==> flow/design.v <==
module CS(clk, reset, X, Y);
	input clk, reset; 
	input [7:0] X;
	output [9:0] Y;
	reg [9:0] X1,X2, X3, X4, X5, X6, X7, X8, X9;
	wire[9:0] avg_w;
	reg [9:0] avg;
	reg [9:0] appr;
	wire[9:0] Y_keep_w;
	reg [9:0] Y;
	reg [12:0] avg_dividend;
	reg [12:0] Y_dividend;
	reg [12:0] total_num;
	reg [9:0] least;
	wire [12:0] avg_dis = 13'd9;
	wire [12:0] Y_dis = 13'd8;
	always @(negedge clk) begin
		if(reset) begin
			X1 <= 0; X2 <= 0; X3 <= 0; X4 <= 0; X5 <= 0; X6 <= 0; X7 <= 0; X8 <= 0; X9 <= 0;
			avg_dividend <= 0;
			total_num <= 0;
		end  
		else begin 
			if (total_num < 9)
				total_num <= total_num + 1;
			X1 <= X2;
			X2 <= X3;
			X3 <= X4;
			X4 <= X5;
			X5 <= X6;
			X6 <= X7;
			X7 <= X8;
			X8 <= X9;
			X9 <= X;
			avg_dividend <= X2+X3+X4+X5+X6+X7+X8+X9+X; 	
		end  
	end  
	calc c1(avg_dividend, avg_dis, avg_w);
	always @(*) begin
		avg = avg_w;
		appr = X1;
		least = 1000;
		if( (avg >= X1) && (avg - X1) < least) begin
			appr = X1;
			least = avg - X1;
		end
		if(avg >= X2 && (avg - X2) < least) begin
			appr = X2;
			least = avg - X2;
		end
		if(avg >= X3 && (avg - X3) < least) begin
			appr = X3;
			least = avg - X3;
		end
		if(avg >= X4 && (avg - X4) < least) begin
			appr = X4;
			least = avg - X4;
		end
		if(avg >= X5 && (avg - X5) < least) begin
			appr = X5;
			least = avg - X5;
		end
		if(avg >= X6 && (avg - X6) < least) begin
			appr = X6;
			least = avg - X6;
		end
		if(avg >= X7 && (avg - X7) < least) begin
			appr = X7;
			least = avg - X7;
		end
		if(avg >= X8 && (avg - X8) < least) begin
			appr = X8;
			least = avg - X8;
		end
		if(avg >= X9 && (avg - X9) < least) begin
			appr = X9;
			least = avg - X9;
		end
		Y_dividend = avg_dividend + avg_dis*appr;
	end  
	calc c2(Y_dividend, Y_dis, Y_keep_w);	
	always @(posedge clk) begin
		if (total_num >= 9)
			Y <= Y_keep_w;
	end 
endmodule
module  calc
    #(parameter width=13)   
	(dividend, divisor, merchant);
	input [width-1:0]       dividend;   
	input [width-1:0]       divisor;   
	output [width-1:0]      merchant;   
	reg [width-1:0]     	temp_dividend;  
	reg [width-1:0]      	temp_divisor;  
	reg [2*width-1:0]    	temp_did;
	reg [2*width-1:0]   	temp_dis;
	reg [width-1:0]      	merchant;   
	reg [width-1:0]      	remainder;   
	integer 		i;
    always @(*) begin
		temp_dividend = dividend;
		temp_divisor = divisor;	
	end
    always @(*) begin
		temp_did = {{width{1'b0}}, temp_dividend};
		temp_dis = {temp_divisor, {width{1'b0}}};
		for(i = 0; i < width; i = i +1) begin
			temp_did = temp_did << 1;
			if(temp_did >= temp_dis) 
				temp_did = temp_did - temp_dis + 1'b1;
			else 
				temp_did = temp_did;
		end  
		merchant = temp_did[width-1:0];
		remainder = temp_did[width*2-1: width];
	end  
endmodule
* Reports on CS *
Each step is given for the RTL above and for the edited RTL.
Lines under "original" count in the file above, lines under "edited" in the edited file.
"change" is "edited" less "original", of the values as shown.
Operators: Yosys type, input widths -> output width; for muxes data width and select width s.
Cell names lack the library's common part.
The mark - stands for no value.

inputs
  design top = CS
  clock port = clk
  cell library = sky130hd
  library corner = tt_025C_1v80

* Diff *
Unified diff, file above to edited file.
The edit is scripted: it alters the design's behaviour and was not made to optimise anything.

begin of diff
@@ -86,5 +86,5 @@
 endmodule
 module  calc
-    #(parameter width=13)   
+    #(parameter width=10)   
 	(dividend, divisor, merchant);
 	input [width-1:0]       dividend;   
end of diff

* Word-level counts *
Source: Yosys, flattened and elaborated, memories not mapped. Widths are those after wreduce. Registers that Yosys merges into a memory's read port (data or address) are not register bits. Print and check cells do not count. Equal cells are merged and count once.

storage and ports
  what                             original  edited  change
  register bits after elaboration  126       123     -3
  bits of input ports              10        10      0
  output and inout port bits       10        10      0
  word-level cells                 183       159     -24

cells by class
  what                   original  edited  change
  add/sub/neg operators  71        59      -12
  multiply operators     1         1       0
  $lt $le $gt $ge        46        40      -6
  multiplexer cells      42        36      -6
  reduce/logical cells   9         9       0

operators by type and width
  operator                original  edited  change
  $add 25x1->25 const B   24        0       -24
  $ge 26x17->1 const B    24        0       -24
  $mux 25                 24        0       -24
  $sub 25x17->25 const B  22        0       -22
  $add 19x1->19 const B   0         18      +18
  $ge 20x14->1 const B    0         18      +18
  $mux 19                 0         18      +18
  $sub 19x14->19 const B  0         16      +16
  $add 10x10->10          0         8       +8
  $add 13x10->13          4         0       -4
  $ge 14x17->1 const B    2         0       -2
  $sub 14x17->18 const B  2         0       -2
  $ge 11x14->1 const B    0         2       +2
  $sub 11x14->15 const B  0         2       +2
  $add 10x10->11          1         0       -1
  $add 11x10->12          1         0       -1
  $add 12x10->13          1         0       -1
  $add 13x13->13          1         0       -1
  $add 13x8->13           1         0       -1
  $mul 4x10->13 const A   1         0       -1
  $add 10x8->10           0         1       +1
  $mul 4x10->10 const A   0         1       +1
  $mux 10                 18        18      0
  $ge 10x10->1            9         9       0
  $logic_and 1x1->1       9         9       0
  $sub 10x10->10          9         9       0
  $lt 10x10->1            8         8       0
  $add 10x1->10 const B   2         2       0

Not every row of either side is listed.

* Logic depth *
Depth = most cells in a row (Yosys ltp): at word level without a register or memory, in the mapped netlist without a sequential cell, where the memories' decode and read muxes count.

depth
  what                          original  edited  change
  depth after elaboration       108       90      -18
  ABC_AREA                      0         0       -
  depth in mapped cells         187       167     -20
  depth with buffers taken out  171       153     -18

* Synthesis result *
Yosys stat after the flow's synthesis: flattened, memories mapped to cells. It holds for the ABC_AREA given above (unset counts as 0); a run with the other value may have another netlist.

cells by type
  cell type  original  edited  change
  nor2_1     197       159     -38
  a21oi_1    126       94      -32
  mux2i_1    53        27      -26
  nand2_1    114       94      -20
  ha_1       192       173     -19
  o211ai_1   29        14      -15
  nand4_1    30        16      -14
  and3_1     22        9       -13
  a221oi_1   13        1       -12
  a21o_1     75        64      -11
  o21bai_1   6         16      +10
  nor3_1     37        28      -9
  xor2_1     41        33      -8
  o21ai_1    11        3       -8
  or4_1      9         1       -8
  inv_1      178       185     +7
  and2_1     21        14      -7
  inv_2      8         1       -7

Not every row of either side is listed.

synthesis totals
  what                                original   edited     change
  cell count                          1987       1663       -324
  chip area (Yosys) (mm^2)            0.0158815  0.0134567  -0.0024248
  sequential part of the area (mm^2)  0.0022422  0.002112   -0.0001302
  mapped flip-flops                   107        102        -5
  buffers                             48         44         -4

By module: a second synthesis without flattening, with its own total; a netlist apart from the flattened one above.

unflattened totals
  what                                     original   edited     change
  cell total of the unflattened synthesis  7698       4593       -3105
  area (unflattened synthesis) (mm^2)      0.0574501  0.0358068  -0.0216433

Rows give one instance, submodules left out.

by module, original
  module  instances  cells  area (mm^2)  sequential area (mm^2)
  calc    2          3122   0.022668     0
  CS      1          1454   0.0121141    0.0022422

by module, edited
  module  instances  cells  area (mm^2)  sequential area (mm^2)
  calc    2          1567   0.0117625    0
  CS      1          1459   0.0122818    0.0022021

* Measured runs *
Runs of the flow (Yosys, OpenROAD) on both versions; the two runs of a pair have the same settings. The constraints put input and output delay at 20% of the set period each and load the outputs with 0.01 pF.

settings, pair 1
  CORE_UTILIZATION = 40
  period_ns = 70.0
  CAP_MARGIN = 20
  CORE_MARGIN = 2
  SLEW_MARGIN = 20

final reports, pair 1
  what                                     original   edited     change
  mapped cell area after synthesis (mm^2)  0.0158815  0.0134567  -0.0024248
  area inside the die boundary (mm^2)      0.0413126  0.0351244  -0.0061882
  standard-cell area after layout (mm^2)   0.0184214  0.0149744  -0.0034470
  final design utilization (%)             47.3       44.9       -2.4
  setup slack of the worst path (ns)       1.935      2.472      +0.537
  summed negative setup slack (ns)         0.000      0.000      0.000
  final worst hold slack (ns)              0.461      0.464      +0.003

settings, pair 2
  ABC_AREA = 1
  CAP_MARGIN = 0
  CELL_PAD_IN_SITES_DETAIL_PLACEMENT = 2
  CELL_PAD_IN_SITES_GLOBAL_PLACEMENT = 1
  CORE_UTILIZATION = 35
  CTS_CLUSTER_DIAMETER = 170
  MAX_ROUTING_LAYER = met4
  MIN_ROUTING_LAYER = met2
  PLACE_DENSITY = 0.53
  period_ns = 97.5
  CORE_MARGIN = 2
  SLEW_MARGIN = 20

final reports, pair 2
  what                                     original   edited     change
  mapped cell area after synthesis (mm^2)  0.0155349  0.0128698  -0.0026651
  area inside the die boundary (mm^2)      0.0460875  0.03832    -0.0077675
  standard-cell area after layout (mm^2)   0.016995   0.0141185  -0.0028765
  final design utilization (%)             38.6       38.8       +0.2
  setup slack of the worst path (ns)       9.123      15.956     +6.833
  summed negative setup slack (ns)         0.000      0.000      0.000
  final worst hold slack (ns)              0.428      0.425      -0.003
